==> flow/design.v <==
`timescale 1ns / 1ps
module fixed_point_linear #(
    parameter INTEGER_W = 16,
    parameter FRACTIONAL_W = 16,
    parameter VALUE_OG_WIDTH = INTEGER_W + FRACTIONAL_W,
    parameter K_WIDTH = 32,  
    parameter B_WIDTH = INTEGER_W + FRACTIONAL_W,
    parameter VALUE_OUT_WIDTH = INTEGER_W + FRACTIONAL_W,
    parameter MULT_RESULT_WIDTH = VALUE_OG_WIDTH + K_WIDTH
) (
    input  logic clk,
    input  logic rst_n,
    input  logic signed [VALUE_OG_WIDTH-1:0] value_og,
    input  logic signed [K_WIDTH-1:0] k,
    input  logic signed [B_WIDTH-1:0] b,
    input  logic                      valid_i,
    output logic                      ready_o,
    input  logic                      ready_i,
    output logic                      valid_o,
    output logic signed [VALUE_OUT_WIDTH-1:0] value_out
);
    logic signed [VALUE_OG_WIDTH-1:0] value_og_reg;
    logic signed [K_WIDTH-1:0] k_reg;
    logic signed [B_WIDTH-1:0] b_reg;
    logic signed [MULT_RESULT_WIDTH-1:0] multiplication_reg;
    logic signed [MULT_RESULT_WIDTH-1:0] scaled_mult_reg;
    logic signed [VALUE_OUT_WIDTH-1:0] value_out_reg;
    logic valid_stage1, valid_stage2, valid_stage3, valid_stage4;
    logic signed [MULT_RESULT_WIDTH-1:0] multiplication;
    logic signed [MULT_RESULT_WIDTH-1:0] scaled_mult;
    logic signed [MULT_RESULT_WIDTH-1:0] addition;
    logic signed [VALUE_OUT_WIDTH-1:0] max_positive;
    logic signed [VALUE_OUT_WIDTH-1:0] max_negative;
    assign ready_o = ~valid_stage1 || (valid_stage1 && ready_i);
    always_ff @(posedge clk) begin
        if (!rst_n) begin
            value_og_reg <= '0;
            k_reg <= '0;
            b_reg <= '0;
            valid_stage1 <= 1'b0;
        end else begin
            if (ready_o) begin  
                value_og_reg <= value_og;
                k_reg <= k;
                b_reg <= b;
                valid_stage1 <= valid_i;
            end
        end
    end
    always_ff @(posedge clk) begin
        if (!rst_n) begin
            multiplication_reg <= '0;
            valid_stage2 <= 1'b0;
        end else begin
            if (valid_stage1) begin  
                multiplication_reg <= value_og_reg * k_reg;
                valid_stage2 <= valid_stage1;
            end else begin
                valid_stage2 <= 1'b0;
            end
        end
    end
    assign multiplication = multiplication_reg;
    always_ff @(posedge clk) begin
        if (!rst_n) begin
            scaled_mult_reg <= '0;
            valid_stage3 <= 1'b0;
        end else begin
            if (valid_stage2) begin  
                scaled_mult_reg <= multiplication >>> FRACTIONAL_W;  
                valid_stage3 <= valid_stage2;
            end else begin
                valid_stage3 <= 1'b0;
            end
        end
    end
    assign scaled_mult = scaled_mult_reg;
    always_ff @(posedge clk) begin
        if (!rst_n) begin
            value_out_reg <= '0;
            valid_stage4 <= 1'b0;
        end else begin
            if (valid_stage3) begin  
                addition = scaled_mult + {{(MULT_RESULT_WIDTH-B_WIDTH){b_reg[B_WIDTH-1]}}, b_reg};
                max_positive = (1 << (VALUE_OUT_WIDTH-1)) - 1;   
                max_negative = -(1 << (VALUE_OUT_WIDTH-1));      
                if ($signed(addition) > $signed(max_positive)) begin
                    value_out_reg <= max_positive;
                end else if ($signed(addition) < $signed(1'b0)) begin
                    value_out_reg <= 0;
                end else begin
                    value_out_reg <= addition[VALUE_OUT_WIDTH-1:0];
                end
                valid_stage4 <= valid_stage3;
            end else begin
                valid_stage4 <= 1'b0;
            end
        end
    end
    always_ff @(posedge clk) begin
        if (!rst_n) begin
            valid_o <= 1'b0;
            value_out <= '0;
        end else begin
            if (ready_i) begin  
                valid_o <= valid_stage4;
                value_out <= value_out_reg;
            end
        end
    end
endmodule
`timescale 1ns / 1ps
module fifo #(
    parameter DATA_WIDTH = 32,
    parameter DEPTH = 16,
    parameter START_NUMBER = 0
)(
    input  logic clk,
    input  logic reset_n,
    output  logic [DATA_WIDTH-1:0] s_axis_tdata,
    output  logic s_axis_tvalid,
    input logic s_axis_tready,
    input logic [DATA_WIDTH-1:0] m_axis_tdata,
    input logic m_axis_tvalid,
    output  logic m_axis_tready
);
    logic [DATA_WIDTH-1:0] mem [0:DEPTH-1];
    logic [$clog2(DEPTH)-1:0] wr_ptr;
    logic [$clog2(DEPTH)-1:0] rd_ptr;
    logic [$clog2(DEPTH):0] count;
    logic full, empty;
    assign full = (count == DEPTH);
    assign empty = (count == 0);
    assign m_axis_tready = !full;  
    assign s_axis_tvalid = (!empty);
    always_ff @(posedge clk or negedge reset_n) begin
        if (!reset_n) begin
            wr_ptr <= 0;
            rd_ptr <= 0;
            count <= START_NUMBER;
            s_axis_tdata <= 0;
        end else begin
            if (m_axis_tvalid && m_axis_tready) begin
                mem[wr_ptr] <= m_axis_tdata;
                wr_ptr <= (wr_ptr == DEPTH-1) ? 0 : wr_ptr + 1;
            end
            if (s_axis_tvalid && s_axis_tready ) begin
                s_axis_tdata <= mem[rd_ptr];
                rd_ptr <= (rd_ptr == DEPTH-1) ? 0 : rd_ptr + 1;
            end
            case ({m_axis_tvalid && m_axis_tready, s_axis_tvalid && s_axis_tready})
                2'b01: count <= count - 1;   
                2'b10: count <= count + 1;   
                2'b11: count <= count;       
                default: ;                   
            endcase
        end
    end
endmodule
`timescale 1ns / 1ps
module parallel_DAC #(     
    parameter FIFO_DEPTH = 4,
    parameter DATA_WIDTH = 32,
    parameter START_NUMBER = 4       
)(
    input logic      in_clk,
    input logic      in_reset,
    input logic      in_sdo, 
    input logic [DATA_WIDTH-1:0] in_data,
    input logic      valid, 
    output logic      ready,
    output logic     out_sclk,
    output logic     out_ss,
    output logic     out_sdio,
    output logic     out_busy,
    output logic        sel_1_0,
    output logic        sel_1_1,
    output logic        sel_2_0,
    output logic        sel_2_1,
    output logic        AS2_r,
    output logic [15:0] out_data
);
    logic      in_start;
    logic [5:0] timer;
    logic sclk, sclk_buf;
    logic sdio, ss, busy;
    logic [15:0] dout;
    logic [7:0] counter_data;
    logic [3:0] timer_sclk;
    logic [5:0] timer_delay;
    logic [15:0] data;
    logic sclk_pos; assign sclk_pos = ~sclk_buf & sclk;
    logic sclk_neg; assign sclk_neg = ~sclk & sclk_buf;
    logic     data_went;
    assign data [15:0] = in_data[15:0];
    assign out_sdio = sdio;
    assign out_sclk = sclk;
    assign out_ss = ss;
    assign out_busy = busy;
    logic [2:0] sel_r;
    logic block;
    always_ff @(posedge in_clk or negedge in_reset) begin
        if(!in_reset) begin
            timer_sclk <= 4'd0;
        end else begin
            timer_sclk <= (in_start && (timer_sclk < 4'd5)) ? 
                         timer_sclk + 1 : 4'd0;
        end
    end
    always_ff @(posedge in_clk or negedge in_reset) begin
        if(!in_reset) begin
            in_start <= 'd0;
        end else if (valid && ready ) begin
            in_start <= 1'b1;
        end else if (timer_delay == 6'd30 )
            in_start <= 'd0;
    end
    always_ff @(posedge in_clk or negedge in_reset) begin
        if(!in_reset) begin
            out_data <= 'd0;
        end else if (in_start) begin
            if (timer_delay == 6'd29) begin
                out_data <= data;
            end 
        end
    end
    always_ff @(posedge in_clk or negedge in_reset) begin
        if(!in_reset) begin
            sclk <= 1'b1;
        end else begin
            if(in_start) begin
                if(timer_sclk == 4'd4 && counter_data != 8'd16) 
                    sclk <= ~sclk;
                else if(counter_data == 8'd16) 
                    sclk <= 1'b1;
            end else begin
                sclk <= 1'b1;
            end
        end
    end
    always_ff @(posedge in_clk or negedge in_reset) begin
        if(!in_reset) begin
            sclk_buf <= 1'b1;
        end else begin
            sclk_buf <= sclk;
        end
    end
    always_ff @(posedge in_clk or negedge in_reset) begin
        if(!in_reset) begin
            counter_data <= 8'd0;
        end else begin
            if(in_start) begin
                if(sclk_pos && (counter_data < 8'd16)) 
                    counter_data <= counter_data + 1;
                else if( !in_start)
                    counter_data <= 8'd0;
            end else begin
                counter_data <= 8'd0;
            end
        end
    end
    always_ff @(posedge in_clk or negedge in_reset) begin
        if(!in_reset) begin
            dout <= 16'd0;
            block <= 0;
        end else begin
            if(in_start && !block) begin
                if(counter_data == 8'd0) begin
                    dout <= in_data[31:16];
                end else if((counter_data > 0) && (counter_data < 16) && sclk_neg) begin
                    dout <= {dout[14:0], 1'b0};
                end else if(counter_data == 16)
                 block <= 1'b1;   
            end else if (!in_start) begin
                block <= 1'b0;
            end
        end
    end
        always_comb begin
        if(!in_reset) begin
            ready <= 1'b0;
        end else begin
            if (valid && !in_start) begin
                ready <= 1'b1;
            end else  begin
                ready <= 1'b0;
            end
        end
    end
    always_ff @(posedge in_clk or negedge in_reset) begin
        if(!in_reset) begin
            sdio <= 1'b0;
        end else begin
            sdio <= (in_start) ? dout[15] : 1'b0;
        end
    end
    always_ff @(posedge in_clk or negedge in_reset) begin
        if(!in_reset) begin
            timer_delay <= 6'd0;
        end else begin
            if(in_start) begin
                if((counter_data == 8'd16) && (timer_delay < 6'd30)) 
                    timer_delay <= timer_delay + 1;
                else if(counter_data != 8'd16) 
                    timer_delay <= 6'd0;
            end else begin
                timer_delay <= 6'd0;
            end
        end
    end
    always_ff @(posedge in_clk or negedge in_reset) begin
        if(!in_reset) begin
            ss <= 1'b1;
        end else begin
            ss <= (busy) ? 1'b0 : 1'b1;
        end
    end
    always_ff @(posedge in_clk or negedge in_reset) begin
        if(!in_reset) begin
            busy <= 1'b0;
            data_went <= 1'b0; 
        end else begin
            if( in_start) begin
                busy <= (timer_delay != 6'd30);          
                data_went <= (timer_delay == 6'd29); 
            end else begin
                busy <= 1'b0;
            end
        end
    end
     always_ff @(posedge in_clk) begin
    if (!in_reset) begin
        sel_r <= 'b0;
        AS2_r <= 1'b0;
    end else if (data_went) begin
            sel_r<=sel_r + 1'b1;
       end else if(sel_r == 3'b010) begin
            AS2_r <= 1'b1;
        end else if(sel_r == 3'b100) begin
            sel_r <= 'b0;
            AS2_r <= 1'b0;
        end
end
assign sel_1_0 = (sel_r == 3'b001);
assign sel_1_1 = (sel_r == 3'b010);
assign sel_2_0 = (sel_r == 3'b011);
assign sel_2_1 = (sel_r == 3'b100);
endmodule
`timescale 1ns / 1ps
module top#(       
    parameter FIFO_DEPTH = 16,
    parameter DATA_WIDTH = 32,
    parameter START_NUMBER = 0    
)(
    input  logic        GCLK,
    input  logic        OTG_RESETN,
    input  logic [DATA_WIDTH-1:0] wdatax,
    input  logic [DATA_WIDTH-1:0] wdatay,
    input  logic        validx,
    input  logic        validy,
    input  logic [DATA_WIDTH-1:0] kx_u,
    input  logic [DATA_WIDTH-1:0] bx_u,
    input  logic [DATA_WIDTH-1:0] kx_c,
    input  logic [DATA_WIDTH-1:0] bx_c,
    input  logic [DATA_WIDTH-1:0] ky_u,
    input  logic [DATA_WIDTH-1:0] by_u,
    input  logic [DATA_WIDTH-1:0] ky_c,
    input  logic [DATA_WIDTH-1:0] by_c,
    output logic        sel_1_0,
    output logic        sel_1_1,
    output logic        sel_2_0,
    output logic        sel_2_1,
    output logic        AS2_r,
    output  logic       wready,
    output logic        JB1,
    output logic        JB2,
    output logic        JB3,
    output logic        JB4,
    output logic        JB7,
    output logic        JB8,
    output logic        JB9,
    output logic        JB10,
    output logic        JA1,
    output logic        JA2,
    output logic        JA3,
    output logic        JA4,
    output logic        JA7,
    output logic        JA8,
    output logic        JA9,
    output logic        JA10,
    output logic        JC1_N,
    output logic        JC1_P,
        input logic        JC2_N,
    output logic        JC2_P,
    output logic        JC3_P
);
 assign JC1_P = 1'b0;
 logic [31:0]  in_data;
 logic  in_valid;
 logic in_ready;
    logic                  u_ready;
    logic                  u_valid;
    logic [DATA_WIDTH-1:0] u_data;
    logic                  c_ready;
    logic                  c_valid;
    logic [DATA_WIDTH-1:0] c_data;  
    logic [DATA_WIDTH-1:0] k_u;
    logic [DATA_WIDTH-1:0] b_u;
    logic [DATA_WIDTH-1:0] k_c;
    logic [DATA_WIDTH-1:0] b_c;
    logic [DATA_WIDTH-1:0] wdata;
    logic  wvalid;
    logic  store_valid;
    logic  done; 
always_ff @(posedge GCLK or negedge OTG_RESETN) begin
    if (!OTG_RESETN) begin
        store_valid <= 1'b0;
        done<= 1'b0;
    end else begin
        if (validx && validy) begin
            store_valid <= validy;
            done <= validy;
        end else if (!validx && !validy && u_valid) begin
            done <= store_valid;
            store_valid <=1'b0;
        end
    end
end
always_ff @(posedge GCLK or negedge OTG_RESETN) begin
        if (!OTG_RESETN) begin
        wdata <= '0;
        k_u <= '0;
        b_u <= '0;
        k_c <= '0;
        b_c <= '0;
        wvalid <= 1'b0;
    end else if (validx) begin
        wdata <= wdatax;
        k_u <= kx_u;
        b_u <= bx_u;
        wvalid <= validx;
    end else if (u_valid) begin
        if (store_valid) begin
            wdata <= wdatay;
            k_u <= ky_u;
            b_u <= by_u;
            k_c <= kx_c;
            b_c <= bx_c;
            wvalid <= u_valid;
        end else if (done) begin
            k_c <= ky_c;
            b_c <= by_c;
        end
    end else begin
        wdata <= '0;
        wvalid <= 1'b0;
    end
end
parallel_DAC #(
    .FIFO_DEPTH(FIFO_DEPTH),
    .DATA_WIDTH(DATA_WIDTH),
    .START_NUMBER(START_NUMBER)
)dac_inst (
    .in_clk(GCLK),
    .in_reset(OTG_RESETN),
    .in_sdo(JC2_N), 
    .in_data(in_data),
    .out_sclk(JC2_P),
    .out_ss(JC1_N),
    .out_sdio(JC3_P),
    .out_busy(),
    .AS2_r(AS2_r),
    .valid(in_valid), 
    .sel_1_0(sel_1_0),
    .sel_1_1(sel_1_1),
    .sel_2_0(sel_2_0),
    .sel_2_1(sel_2_1),
    .ready(in_ready),
    .out_data({JA1,JA2,JA3,JA4,JA7,JA8,JA9,JA10,JB1,JB2,JB3,JB4,JB7,JB8,JB9,JB10})
);
    fifo #(
        .DATA_WIDTH(DATA_WIDTH),
        .DEPTH(FIFO_DEPTH)
    ) fifo_inst (
        .clk(GCLK),
        .reset_n(OTG_RESETN),
        .s_axis_tdata(in_data),
        .s_axis_tvalid(in_valid),
        .s_axis_tready(in_ready),
        .m_axis_tdata({wdata[31:16],c_data[31:16]}),
        .m_axis_tvalid(c_valid),
        .m_axis_tready(c_ready)
    );
fixed_point_linear mult_u (
    .clk(GCLK),
    .rst_n(OTG_RESETN),
    .value_og({wdata[15:0],16'b0}),
    .k(k_u),
    .b(b_u),
    .valid_i(wvalid),
    .ready_o(wready),
    .ready_i(u_ready),
    .valid_o(u_valid),
    .value_out(u_data)
);
fixed_point_linear mult_code (
    .clk(GCLK),
    .rst_n(OTG_RESETN),
    .value_og(u_data),
    .k(k_c),
    .b(b_c),
    .valid_i(u_valid),
    .ready_o(u_ready),
    .ready_i(c_ready),
    .valid_o(c_valid),
    .value_out(c_data)
);
endmodule
# Step by step through the tools: top
# Each step is given for the RTL above and for the edited RTL.
# Lines under "orig" count in the file above, lines under "edited" in the edited file.
# "delta" is "edited" less "orig", of the values as shown; "rel_change_pct" is that difference over "orig", in percent.
# Operators: Yosys type, input widths -> output width; for muxes data width and select width s.
# Cell names lack the library's common part.
# A cell with - has no value.
# inputs
design	top
clock_port	GCLK
library	sky130hd
pvt_corner	tt_025C_1v80

# Diff
# Unified diff, file above to edited file.
# The edited RTL no longer does the same as the RTL above: the edit was made by script, with no optimisation intended.
# begin of diff
@@ -362,5 +362,5 @@
     input  logic [DATA_WIDTH-1:0] bx_u,
     input  logic [DATA_WIDTH-1:0] kx_c,
-    input  logic [DATA_WIDTH-1:0] bx_c,
+    input  logic [DATA_WIDTH-1:0] bx_c_i,
     input  logic [DATA_WIDTH-1:0] ky_u,
     input  logic [DATA_WIDTH-1:0] by_u,
@@ -395,4 +395,6 @@
     output logic        JC3_P
 );
+ logic [DATA_WIDTH-1:0] bx_c;
+ always_ff @(posedge GCLK) bx_c <= bx_c_i;
  assign JC1_P = 1'b0;
  logic [31:0]  in_data;
# end of diff

# Elaborated design
# Source: Yosys, flattened and elaborated. Widths are those after wreduce. Registers that Yosys merges into a memory's read port (data or address) are not register bits. Print and check cells do not count.
# bits
item	orig	edited	delta	rel_change_pct
regBits	1320	1352	32	2.42
output_inout_bits	26	26	0	0.00
wordCells	268	269	1	0.37
# op_classes
item	orig	edited	delta	rel_change_pct
add_sub_neg	10	10	0	0.00
multipliers	2	2	0	0.00
n_cmp	9	9	0	0.00
n_eq	52	52	0	0.00
mux	61	61	0	0.00
n_logic	8	8	0	0.00
n_reduce_logical	59	59	0	0.00
# Operator kinds equal on both sides are left out: 53.

# Depth
# Yosys ltp: most cells in a row. Word level: on the elaborated netlist, between registers, memories and ports. Mapped: between sequential cells and ports; inverters and the memories' decode and read muxes count.
# logic_depth
item	orig	edited	delta	rel_change_pct
depth_word	8	8	0	0.00
ABC_AREA	0	0	-	-
ltp_mapped	30	28	-2	-6.67
ltp_nobuf	29	27	-2	-6.90

# Synthesis result
# Source: synth_stat.txt of the flow (Yosys; design flattened, memories mapped). It holds for the ABC_AREA given above (unset counts as 0); a run with the other value may have another netlist.
# by_type
cell_type	orig	edited	delta	rel_change_pct
nor2_1	354	456	102	28.81
nor2b_1	73	22	-51	-69.86
nand2_1	1510	1545	35	2.32
a21oi_1	514	548	34	6.61
dfxtp_1	478	510	32	6.69
o21ai_0	300	275	-25	-8.33
a31oi_1	46	23	-23	-50.00
a21o_1	95	76	-19	-20.00
a211oi_1	23	37	14	60.87
a41oi_1	5	19	14	280.00
mux2i_1	346	334	-12	-3.47
o211ai_1	11	22	11	100.00
o21ai_1	4	15	11	275.00
nand4_1	79	70	-9	-11.39
a2111oi_0	6	14	8	133.33
clkbuf_8	0	8	8	-
o21bai_1	25	32	7	28.00
a21boi_0	17	10	-7	-41.18
# Cell types equal on both sides are left out: 24.
# The list need not be complete.
# mapped
item	orig	edited	delta	rel_change_pct
cells	10311	10485	174	1.69
yosys_area_um2	104390.1	105792.7	1402.6	1.34
ff_cells	1256	1288	32	2.55
# By module: a second synthesis without flattening, with its own total; a netlist apart from the flattened one above.
# unflattened
item	orig	edited	delta	rel_change_pct
cells_unflattened	12527	12599	72	0.57
area_unflattened_um2	126635.2	128977.4	2342.2	1.85
# Each row is one instance without its submodules.
# by_module_orig
mod	n_inst	n_cells	mod_area_um2
fixed_point_linear	2	5142	47088.9
fifo	1	1340	21604.5
top	1	639	7941.4
parallel_DAC	1	264	2911.5
# by_module_edited
mod	n_inst	n_cells	mod_area_um2
fixed_point_linear	2	5162	47934.7
fifo	1	1340	21604.5
top	1	671	8592.0
parallel_DAC	1	264	2911.5

# Path before layout
# Path of least setup slack by OpenSTA after synthesis, without wires, with an ideal clock, recovery checks aside; 20% of the period is set as input and as output delay. Where synthesis merged equal registers, the netlist keeps one of their names.
# synth_path
item	orig	edited	delta	rel_change_pct
path_kind	register to register	register to register	-	-
from	register mult_code.k_reg[2]	register mult_code.k_reg[2]	-	-
to	register mult_code.multiplication_reg[60]	register mult_code.multiplication_reg[62]	-	-
period_ps	10000	10000	0	0.00
launch_ps	0	0	0	-
arrival_time_ps	7679	7963	284	3.70
required_ps	9876	9873	-3	-0.03
slack_ps	2197	1910	-287	-
delay_ps	7803	8090	287	3.68
path_stages	27	26	-1	-3.70
n_path_buf	1	2	1	100.00
synth_period_reached_ps	7803	8090	287	3.68
# "delay_ps" is the arrival time less input delay plus setup time.
# "path_stages" counts driving pins, that of a launching flip-flop among them; a cell with two outputs on the path counts twice.
# "synth_period_reached_ps" is the clock period less the worst setup slack; recovery checks do not enter. This is arithmetic on one report: input and output delays are still those of the set period (20% each).
# Between the ends stands the longest chain of elaborated cells between them, by number of cells; it is not shown to be the way that was timed. Of several equally long chains one is given.
# Each line given opens the expression or statement behind the cell; cells for indexed reads and writes are added by Yosys, which also makes memories of some case tables.
# synth_between_orig
path_cell_list	dfxtp_1 -> clkbuf_1 -> nand2_1 -> inv_1 -> fa_1 -> fa_1 -> fa_1 -> fa_1 -> inv_1 -> fa_1 -> inv_1 -> fa_1 -> inv_1 -> fa_1 -> inv_1 -> fa_1 -> ha_1 -> a21o_1 -> a21oi_1 -> and3_1 -> o211ai_1 -> a41oi_1 -> nand3b_1 -> o21ai_0 -> a21o_1 -> a211oi_1 -> o31ai_1
elab_chain_len	1
# synth_rtl_orig
item	line_no	text
from (decl)	23	logic signed [K_WIDTH-1:0] k_reg;
from (assign)	38	k_reg <= '0;
from (assign)	44	k_reg <= k;
$mul 32x32->64	56	multiplication_reg <= value_og_reg * k_reg;
to (assign)	52	multiplication_reg <= '0;
to (assign)	56
to (decl)	25	logic signed [MULT_RESULT_WIDTH-1:0] multiplication_reg;
# synth_between_edited
path_cell_list	dfxtp_1 -> clkbuf_1 -> nand2_1 -> inv_1 -> fa_1 -> fa_1 -> fa_1 -> fa_1 -> inv_1 -> fa_1 -> inv_1 -> fa_1 -> inv_1 -> fa_1 -> inv_1 -> fa_1 -> ha_1 -> clkbuf_1 -> a21o_1 -> o41ai_1 -> o311ai_1 -> a41oi_2 -> a21oi_1 -> or2_1 -> and4_1 -> or3_1
elab_chain_len	1
# synth_rtl_edited
item	line_no	text
from (decl)	23	logic signed [K_WIDTH-1:0] k_reg;
from (assign)	38	k_reg <= '0;
from (assign)	44	k_reg <= k;
$mul 32x32->64	56	multiplication_reg <= value_og_reg * k_reg;
to (assign)	52	multiplication_reg <= '0;
to (assign)	56
to (decl)	25	logic signed [MULT_RESULT_WIDTH-1:0] multiplication_reg;

# Worst path after layout
# From the final timing report of the runs of set A: the path of least setup slack in the routed layout; clock arrival at registers is part of the times.
# The path's times are printed in steps of 10 ps; the period is the one set.
# layout_path
item	orig	edited	delta	rel_change_pct
path_kind	register to register	register to register	-	-
from	register mult_code.value_og_reg[10]	register mult_code.k_reg[6]	-	-
to	register mult_code.multiplication_reg[60]	register mult_code.multiplication_reg[62]	-	-
period_ps	10000	10000	0	0.00
launch_ps	770	820	50	6.49
arrival_time_ps	10100	9890	-210	-2.08
required_ps	10720	10710	-10	-0.09
slack_ps	620	830	210	-
path_stages	29	28	-1	-3.45
n_path_buf	3	2	-1	-33.33
# Between the ends stands the longest chain of elaborated cells between them, by number of cells; it is not shown to be the way that was timed. Of several equally long chains one is given.
# layout_between_orig
path_cell_list	dfxtp_1 -> buf_4 -> nand2_1 -> fa_1 -> inv_1 -> fa_1 -> fa_1 -> inv_1 -> fa_1 -> inv_1 -> fa_1 -> fa_1 -> fa_1 -> fa_1 -> ha_1 -> a21oi_1 -> o21ai_0 -> nor4_2 -> buf_4 -> a211oi_1 -> nor2_1 -> buf_4 -> o211ai_1 -> a41oi_1 -> nand3b_1 -> o21ai_0 -> a21o_1 -> a211oi_1 -> o31ai_1
elab_chain_len	1
# layout_rtl_orig
item	line_no	text
from (decl)	22	logic signed [VALUE_OG_WIDTH-1:0] value_og_reg;
from (assign)	37	value_og_reg <= '0;
from (assign)	43	value_og_reg <= value_og;
$mul 32x32->64	56	multiplication_reg <= value_og_reg * k_reg;
to (assign)	52	multiplication_reg <= '0;
to (assign)	56
to (decl)	25	logic signed [MULT_RESULT_WIDTH-1:0] multiplication_reg;
# layout_between_edited
path_cell_list	dfxtp_1 -> buf_4 -> and2_1 -> fa_1 -> fa_1 -> fa_1 -> inv_1 -> fa_1 -> inv_1 -> fa_1 -> inv_1 -> fa_1 -> inv_1 -> fa_1 -> fa_1 -> ha_1 -> and4_4 -> nor2b_1 -> o41ai_2 -> o2111ai_1 -> a221oi_2 -> buf_4 -> o311ai_1 -> a41oi_2 -> a21oi_1 -> or2_1 -> and4_1 -> or3_1
elab_chain_len	1
# layout_rtl_edited
item	line_no	text
from (decl)	23	logic signed [K_WIDTH-1:0] k_reg;
from (assign)	38	k_reg <= '0;
from (assign)	44	k_reg <= k;
$mul 32x32->64	56	multiplication_reg <= value_og_reg * k_reg;
to (assign)	52	multiplication_reg <= '0;
to (assign)	56
to (decl)	25	logic signed [MULT_RESULT_WIDTH-1:0] multiplication_reg;

# Flow runs
# Both versions went through the flow (Yosys, OpenROAD) with the same settings in each pair. Constraints: input delay and output delay 20% of the set period each, output load 0.01 pF.
# flow_settings_set_A
CORE_UTILIZATION	40
PLACE_DENSITY	0.6
period_ns	10.0
CAP_MARGIN	20
CORE_MARGIN	2
SLEW_MARGIN	20
# results_set_A
item	orig	edited	delta	rel_change_pct
ys_area_um2	104390.1	105792.7	1402.6	1.34
die_area_um2	265076.0	268609.0	3533.0	1.33
finalCellArea_um2	116347.0	118049.0	1702.0	1.46
fin_util_pct	44.8	44.9	0.1	-
worst_setup_slack_ps	618	825	207	-
timing.setup.tns_ps	0	0	0	-
ws_hold_ps	360	387	27	-
power.total_mw	14.825	15.256	0.431	2.91
clock_period_reached_ps	9382	9175	-207	-2.21
# "clock_period_reached_ps" = clock period - worst setup slack. The figure is calculated, with input and output delays left at 20% of the set period.
# By "power.total_mw" is meant OpenSTA's value without simulated activity: inputs other than the clock are taken to toggle once in ten clock periods, and the tool carries that through the logic.
